==> flow/design.v <==
module spi_port (
    input wire clk,                
    input wire rst_n,              
    input wire spi_clk,           
    input wire spi_mosi,          
    output wire spi_miso,         
    input wire spi_cs_n,          
    output reg [15:0] capture_reg
);
    reg [15:0] shift_reg;          
    reg cs_n_prev;                 
    always @(posedge clk or negedge rst_n) begin
        if (!rst_n) begin
            shift_reg <= 16'b0;
            capture_reg <= 16'b0;
            cs_n_prev <= 1'b1;
        end else begin
            cs_n_prev <= spi_cs_n;
            if (!spi_cs_n) begin
                shift_reg <= {shift_reg[14:0], spi_mosi};
            end else if (cs_n_prev == 1'b0 && spi_cs_n == 1'b1) begin
                capture_reg <= shift_reg;
            end
        end
    end
    assign spi_miso = 1'b0;
    wire _unused_spi_clk = spi_clk;
endmodule
module config_memory #(
    parameter NUM_ADDRESSES = 8  
)(
    input wire clk,                    
    input wire rst_n,                  
    input wire [7:0] addr,             
    input wire [7:0] data_in,          
    input wire wr_en,                  
    input wire rd_en,                  
    output reg [7:0] data_out         
);
    reg [7:0] memory [0:NUM_ADDRESSES-1];  
    integer i;
    always @(posedge clk or negedge rst_n) begin
        if (!rst_n) begin
            for (i = 0; i < NUM_ADDRESSES; i = i + 1) begin
                memory[i] <= 8'b0;
            end
        end else if (wr_en && addr < NUM_ADDRESSES) begin
            memory[addr[2:0]] <= data_in;
        end
    end
    always @(posedge clk) begin
        if (rd_en) begin
            data_out <= (addr < NUM_ADDRESSES) ? memory[addr[2:0]] : 8'b0;
        end
    end
endmodule
module demux1to2 (
    input wire clk,                
    input wire rst_n,              
    input wire [7:0]sel,     
    input wire [7:0] d,            
    output wire [7:0] a,
    output wire [7:0] b            
);
    reg [7:0] a_hold;
    reg [7:0] b_hold;
    always @(posedge clk or negedge rst_n) begin
        if (!rst_n) begin
            a_hold <= 8'b0;
            b_hold <= 8'b0;
        end else begin
            case(sel)
                8'd0: a_hold <= d;
                8'd1: b_hold <= d;
                default: ;
            endcase
        end
    end
    assign a = (sel == 8'd0) ? d : a_hold;
    assign b = (sel == 8'd1) ? d : b_hold;
endmodule
module decimator (
    input wire clk,                
    input wire rst,                
    input wire [7:0] decimation_ratio,  
    input wire data,               
    output reg out,               
    output reg dec_clk            
);
    reg [7:0] counter;           
    always @(posedge clk or posedge rst) begin
        if (rst) begin
            counter <= 8'b0;
            out <= 1'b0;
            dec_clk <= 1'b0;
        end else begin
            if (decimation_ratio == 8'b1) begin
                out <= data;
            end else begin
                counter <= counter + 1;
                if (counter >= decimation_ratio-1) begin
                    counter <= 8'b0;
                    out <= data;
                    dec_clk <= ~dec_clk;
                end
            end
        end
    end
endmodule
module buffer #(
    parameter MAX_LENGTH = 256
)(
    input wire clk,             
    input wire rst,             
    input wire en,              
    input wire data_1,          
    input wire data_2,          
    input wire [7:0] length,    
    output reg [7:0] corr,      
    output reg pos,
    output reg neg
);
    reg [MAX_LENGTH-1:0] shift_reg_1;
    reg [MAX_LENGTH-1:0] shift_reg_2;
    reg [7:0] corr_neg;
    reg [7:0] corr_pos;
    integer i;
    always @(posedge clk or posedge rst) begin
        if (rst) begin
            shift_reg_1 <= {MAX_LENGTH{1'b0}};
            shift_reg_2 <= {MAX_LENGTH{1'b0}};
            pos <= 1'b0;
            neg <= 1'b0;
            corr <= 8'b0;
            corr_neg <= 8'b0;
            corr_pos <= 8'b0;
        end else if (en) begin
            shift_reg_1 <= {shift_reg_1[MAX_LENGTH-2:0], data_1};
            shift_reg_2 <= {shift_reg_2[MAX_LENGTH-2:0], data_2};
            corr <= corr + (data_1 ^ data_2) - (shift_reg_1[MAX_LENGTH - 1] ^ shift_reg_2[MAX_LENGTH - 1]) ;
            if (length > 1) begin
                corr_neg <= corr_neg + (shift_reg_1[0] ^ data_2) - (shift_reg_1[MAX_LENGTH - 1] ^ shift_reg_2[MAX_LENGTH - 2]);
                corr_pos <= corr_pos + (data_1 ^ shift_reg_2[0]) - (shift_reg_1[MAX_LENGTH - 2] ^ shift_reg_2[MAX_LENGTH - 1]);
            end
            if (corr_neg < corr_pos) begin
                neg <= 1'b1;
                pos <= 1'b0;
            end else if (corr_pos < corr_neg) begin
                pos <= 1'b1;
                neg <= 1'b0;
            end else begin
                pos <= 1'b0;
                neg <= 1'b0;
            end
        end
    end
endmodule
module top_module(
    input wire clk,
    input wire rst,
    input wire spi_mosi,
    input wire spi_cs_n,
    input wire mic_data_1,
    input wire mic_data_2,
    output wire [7:0] out,
    output wire pos,
    output wire neg
);
wire [7:0] addr;
wire [7:0] value;
wire wr_en = 1;
wire rd_en = 1;
wire [7:0] mem_out;
wire [7:0] decimation_ratio;
wire dec_data_1;
wire dec_data_2;
wire dec_clk;
wire [7:0] filter_length;
wire [7:0] filter_out;
wire [15:0] capture_reg;
wire dummy;
wire dummy2;
wire corr_dec_en;
assign addr = capture_reg[15:8];
assign value = capture_reg[7:0];
    spi_port u_spi_port(
        .clk(clk),
        .rst_n(!rst),
        .spi_clk(clk),
        .spi_mosi(spi_mosi),
        .spi_miso(dummy),
        .spi_cs_n(spi_cs_n),
        .capture_reg(capture_reg)
    );
    config_memory u_memory(
        .clk(clk),            
        .rst_n(!rst),          
        .addr(addr),     
        .data_in(value),  
        .wr_en(wr_en),          
        .rd_en(rd_en),          
        .data_out(mem_out) 
    );
    demux1to2 u_demux1to2(
        .clk(clk),
        .rst_n(!rst),
        .sel(addr),
        .d(mem_out),
        .a(decimation_ratio),  
        .b(filter_length)
    );
    decimator u_decimator_1(
        .clk(clk),              
        .rst(rst),              
        .decimation_ratio(decimation_ratio),
        .data(mic_data_1),             
        .out(dec_data_1),              
        .dec_clk(dec_clk)           
    );
    decimator u_decimator_2(
        .clk(clk),              
        .rst(rst),              
        .decimation_ratio(decimation_ratio),
        .data(mic_data_2),             
        .out(dec_data_2),              
        .dec_clk(dummy2)           
    );
    buffer u_buffer(
        .clk(clk),         
        .rst(rst),         
        .en(corr_dec_en),
        .data_1(dec_data_1),        
        .data_2(dec_data_2),        
        .length(filter_length),
        .corr(out),
        .pos(pos),
        .neg(neg)   
    );
reg dec_clk_q;
always @(posedge clk or posedge rst) begin
    if (rst) dec_clk_q <= 1'b0;
    else dec_clk_q <= dec_clk;
end
assign corr_dec_en = (decimation_ratio == 8'b1) | (dec_clk & ~dec_clk_q);
endmodule
From RTL to reports: top_module
The steps from the RTL of top_module to its reports follow in flow order.
Line numbers count from 1 in the design file above.
Operators carry their Yosys type and port widths (W data, S select, Z words).
Cell names lack the library's common part.
The mark -- stands for no value.
Inputs
  design top: top_module
  clock input: clk
  library: sky130hd
  corner: tt_025C_1v80

Word-level counts
Yosys after proc, flatten, opt, wreduce and memory -nomap, before mapping. Print and check cells are not counted. Equal cells are merged and count once.
Word-level totals
  register bits after elaboration: 679
  input bits: 6
  output and inout bits: 10
Operators by class
  $add $sub $neg: 9
  magnitude comparators: 6
  eq/ne operators: 9
  mux-type cells: 12
  bitwise logic cells: 12
  reduce/logical cells: 16
Operator list (count)
  $ge A8 B32 Y1: 2
  $pmux W8 S8: 1
  $mux W8: 4
  $add A8 B8 Y8: 3
  $sub A8 B8 Y8: 3
  $reduce_and A2 Y1: 11
  $add A8 B1 Y8 const B: 2
  $eq A8 B1 Y1 const B: 2
  $lt A8 B8 Y1: 2
  $eq A3 B3 Y1 const B: 4
  $sub A8 B1 Y9 const B: 1
  $gt A8 B1 Y1 const B: 1
  $lt A8 B4 Y1 const B: 1
  $logic_not A8 Y1: 1
  $mux W1: 7
  $xor A1 B1 Y1: 6
  $eq A3 B2 Y1 const B: 2
  $not A1 Y1: 4
  $reduce_bool A2 Y1: 2
  $eq A3 B1 Y1 const B: 1
  $logic_not A3 Y1: 1
  $and A1 B1 Y1: 1
  $or A1 B1 Y1: 1
  $logic_and A1 B1 Y1: 1

Depth
Longest topological path by Yosys (ltp), each cell counted once; first at word level (registers and memories cut), then after technology mapping (sequential cells cut; the memories' decode and read muxes count).
Logic depth
  word-level depth: 6
  ABC_AREA: 0
  depth in mapped cells: 15
  mapped depth without buffers: 13

Synthesis result
Source: synth_stat.txt of the flow (Yosys; design flattened, memories mapped). It holds for the ABC_AREA given above (unset counts as 0); a run with the other value may have another netlist.
Synthesis totals
  cell count: 2935
  chip area (Yosys): 27670.3 um^2
  flip-flop cells: 678
  buffers: 143
Cell types
  dfrtp_1: count 669, area in all 1.67E+04 um^2
  nand2_1: count 1577, area in all 5.92E+03 um^2
  mux2_2: count 113, area in all 1272.47 um^2
  ha_1: count 45, area in all 563.04 um^2
  buf_2: count 63, area in all 315.302 um^2
  clkbuf_1: count 76, area in all 285.274 um^2
  o21ai_0: count 46, area in all 230.221 um^2
  xor2_1: count 26, area in all 227.718 um^2
  nor2_1: count 50, area in all 187.68 um^2
  inv_1: count 49, area in all 183.926 um^2
  dfxtp_1: count 8, area in all 160.154 um^2
  a21oi_1: count 31, area in all 155.149 um^2
  mux2i_1: count 12, area in all 120.115 um^2
  xnor2_1: count 13, area in all 113.859 um^2
  nor2b_1: count 15, area in all 93.84 um^2
  a21o_1: count 10, area in all 75.072 um^2
  fa_1: count 3, area in all 60.058 um^2
  nand3_1: count 11, area in all 55.053 um^2
Not listed: further types 41, cells in them 118.
The figures by module come from a second, unflattened synthesis with its own total; it is not the netlist above.
Second synthesis, totals
  cells (unflattened synthesis): 1863
  area (unflattened synthesis): 28041.9 um^2
Rows give one instance, submodules left out.
Modules
  buffer: times used 1, cells 1325, area 21020.2 um^2, seq. area 13462.9 um^2
  config_memory: times used 1, cells 229, area 3345.7 um^2, seq. area 1841.8 um^2
  decimator: times used 2, cells 97, area 825.8 um^2, seq. area 250.2 um^2
  spi_port: times used 1, cells 72, area 1297.5 um^2, seq. area 827.0 um^2
  demux1to2: times used 1, cells 36, area 660.6 um^2, seq. area 400.4 um^2
  top_module: times used 1, cells 7, area 66.3 um^2, seq. area 25.0 um^2

Path before layout
Source: OpenSTA report_checks on the synthesized netlist (no wires, ideal clock, input and output delay 20% of the period each), path of least setup slack; recovery checks are left aside. Register names are those of the netlist, which keeps one name where synthesis merged equal registers.
Timing path after synthesis
  path kind: register to register
  start: register u_spi_port.capture_reg[12]
  end: register u_decimator_2.out
  clock period: 8.0 ns
  library setup time: 0.125 ns
  launch time at the first pin: 0.000 ns
  arrival: 3.993 ns
  data required time: 7.875 ns
  slack: 3.882 ns
  delay of the path: 4.118 ns
  stages on the path: 16
  period reached after synthesis: 4.118 ns
"delay of the path" = arrival - input delay + setup time.
"stages on the path": output pins that drive a net of the path, with the launching flip-flop's if there is one; two outputs of one cell count as two.
"period reached after synthesis" is the clock period less the worst setup slack; recovery checks do not enter. This is arithmetic on one report: input and output delays are still those of the set period (20% each).
Between the ends stands the longest chain of elaborated cells between them, by number of cells; it is not shown to be the way that was timed. Of several equally long chains one is given.
Each line given opens the expression or statement behind the cell; cells for indexed reads and writes are added by Yosys, which also makes memories of some case tables.
At most two assigning lines are given for a register; there are more.
Between the ends, after synthesis
  cell sequence: dfrtp_1 > or4_1 > buf_2 > nor3_4 > buf_2 > mux2i_1 > ha_1 > xor2_1 > ha_1 > o21ai_0 > o21bai_1 > a21oi_1 > a2111oi_2 > o22ai_1 > o21ai_1 > mux2_2
  length of the longest elaborated chain: 6
  elaborated cells between the ends (all ways): 8
  classes of those cells: 1 x add/sub; 1 x compare; 1 x eq/ne; 3 x mux; 2 x reduce/logical
RTL lines, path after synthesis
  start, declared: RTL line 8  | output reg [15:0] capture_reg
  start, assigned: RTL line 15  | capture_reg <= 16'b0;
  start, assigned: RTL line 22  | capture_reg <= shift_reg;
  $logic_not A8 Y1: RTL line 79  | assign a = (sel == 8'd0) ? d : a_hold;
  $mux W8: RTL line 79
  $sub A8 B1 Y9: RTL line 101  | if (counter >= decimation_ratio-1) begin
  $ge A8 B32 Y1: RTL line 101
  $mux W1: RTL line 101
  $mux W1: RTL line 97  | if (decimation_ratio == 8'b1) begin
  end, assigned: RTL line 98  | out <= data;
  end, assigned: RTL line 103  | out <= data;
  end, declared: RTL line 87  | output reg out,

Timing after layout
Path of least setup slack in the final report of flow run 1 (OpenROAD, finished layout, wires in). Where an end is a register, its clock arrival counts in the times.
Timing path post-layout
  path kind: register to register
  start: register u_spi_port.capture_reg[12]
  end: register u_decimator_2.out
  clock period: 5.88 ns
  library setup time: 0.11 ns
  launch time at the first pin: 0.60 ns
  arrival: 5.01 ns
  data required time: 6.36 ns
  slack: 1.35 ns
  stages on the path: 15
Between the ends stands the longest chain of elaborated cells between them, by number of cells; it is not shown to be the way that was timed. Of several equally long chains one is given.
At most two assigning lines are given for a register; there are more.
Between the ends, post-layout
  cell sequence: dfrtp_1 > or4_1 > nor3_4 > buf_4 > mux2i_1 > nand3_1 > xor2_1 > ha_1 > o21ai_0 > o21bai_1 > a21oi_1 > a2111oi_2 > o21ai_0 > o21ai_1 > mux2_2
  length of the longest elaborated chain: 6
  elaborated cells between the ends (all ways): 8
  classes of those cells: 1 x add/sub; 1 x compare; 1 x eq/ne; 3 x mux; 2 x reduce/logical
RTL lines, path post-layout
  start, declared: RTL line 8  | output reg [15:0] capture_reg
  start, assigned: RTL line 15  | capture_reg <= 16'b0;
  start, assigned: RTL line 22  | capture_reg <= shift_reg;
  $logic_not A8 Y1: RTL line 79  | assign a = (sel == 8'd0) ? d : a_hold;
  $mux W8: RTL line 79
  $sub A8 B1 Y9: RTL line 101  | if (counter >= decimation_ratio-1) begin
  $ge A8 B32 Y1: RTL line 101
  $mux W1: RTL line 101
  $mux W1: RTL line 97  | if (decimation_ratio == 8'b1) begin
  end, assigned: RTL line 98  | out <= data;
  end, assigned: RTL line 103  | out <= data;
  end, declared: RTL line 87  | output reg out,

--- measured runs ---
Below are 4 stored runs of the flow (Yosys, OpenROAD; platform sky130hd) on top_module, each with its settings and what was measured, unordered. Constraints: input delay and output delay 20% of the set period each, output load 0.01 pF.
By "worst setup path time (ns)" is meant the share of the clock period that the worst setup path is allowed (20% is reserved at inputs, 20% at outputs), minus its slack. Clock arrival times at its registers enter into it.

settings of flow run 1
{
  "CELL_PAD_IN_SITES_GLOBAL_PLACEMENT": 1,
  "CORE_ASPECT_RATIO": 1.87,
  "CORE_UTILIZATION": 63,
  "CTS_CLUSTER_SIZE": 17,
  "GPL_ROUTABILITY_DRIVEN": 0,
  "MIN_ROUTING_LAYER": "met2",
  "PLACE_DENSITY_LB_ADDON": 0.19,
  "SETUP_SLACK_MARGIN": 0.01,
  "TNS_END_PERCENT": 85,
  "period_ns": 5.88,
  "CAP_MARGIN": 20,
  "CORE_MARGIN": 2,
  "SLEW_MARGIN": 20
}
report of flow run 1
yosys chip area after synthesis (um^2): 27670.3
finish__design__die__area: 45695.9
finish__design__instance__area__stdcell: 30200.2
finish__design__instance__utilization: 0.6924
finish__timing__setup__ws: 1.353
finish__timing__hold__ws: 0.377
worst setup path time (ns): 4.53
worst setup path kind: register to register

settings of flow run 2
{
  "CORE_UTILIZATION": 40,
  "GPL_ROUTABILITY_DRIVEN": 0,
  "SLEW_MARGIN": 15,
  "period_ns": 6.74,
  "CAP_MARGIN": 20,
  "CORE_MARGIN": 2
}
report of flow run 2
yosys chip area after synthesis (um^2): 27670.3
finish__design__die__area: 71294.3
finish__design__instance__area__stdcell: 31007.2
finish__design__instance__utilization: 0.4521
finish__timing__setup__ws: 1.719
finish__timing__hold__ws: 0.386
worst setup path time (ns): 5.02
worst setup path kind: register to register

settings of flow run 3
{
  "ABC_AREA": 0,
  "CAP_MARGIN": 5,
  "CELL_PAD_IN_SITES_DETAIL_PLACEMENT": 1,
  "CELL_PAD_IN_SITES_GLOBAL_PLACEMENT": 2,
  "CORE_ASPECT_RATIO": 1.47,
  "CORE_MARGIN": 8,
  "CTS_CLUSTER_DIAMETER": 382,
  "CTS_CLUSTER_SIZE": 58,
  "GPL_ROUTABILITY_DRIVEN": 1,
  "HOLD_SLACK_MARGIN": 0.22,
  "MIN_ROUTING_LAYER": "met1",
  "SETUP_SLACK_MARGIN": 1.87,
  "period_ns": 8.0,
  "CORE_UTILIZATION": 40,
  "SLEW_MARGIN": 20
}
report of flow run 3
yosys chip area after synthesis (um^2): 27670.3
finish__design__die__area: 78004.8
finish__design__instance__area__stdcell: 29034.1
finish__design__instance__utilization: 0.4220
finish__timing__setup__ws: 3.319
finish__timing__hold__ws: 0.414
worst setup path time (ns): 4.68
worst setup path kind: register to register

settings of flow run 4
{
  "CORE_UTILIZATION": 40,
  "period_ns": 5.06,
  "CAP_MARGIN": 20,
  "CORE_MARGIN": 2,
  "SLEW_MARGIN": 20
}
report of flow run 4
yosys chip area after synthesis (um^2): 27670.3
finish__design__die__area: 71294.3
finish__design__instance__area__stdcell: 31128.6
finish__design__instance__utilization: 0.4539
finish__timing__setup__ws: 0.689
finish__timing__hold__ws: 0.399
worst setup path time (ns): 4.37
worst setup path kind: register to register
--- end ---
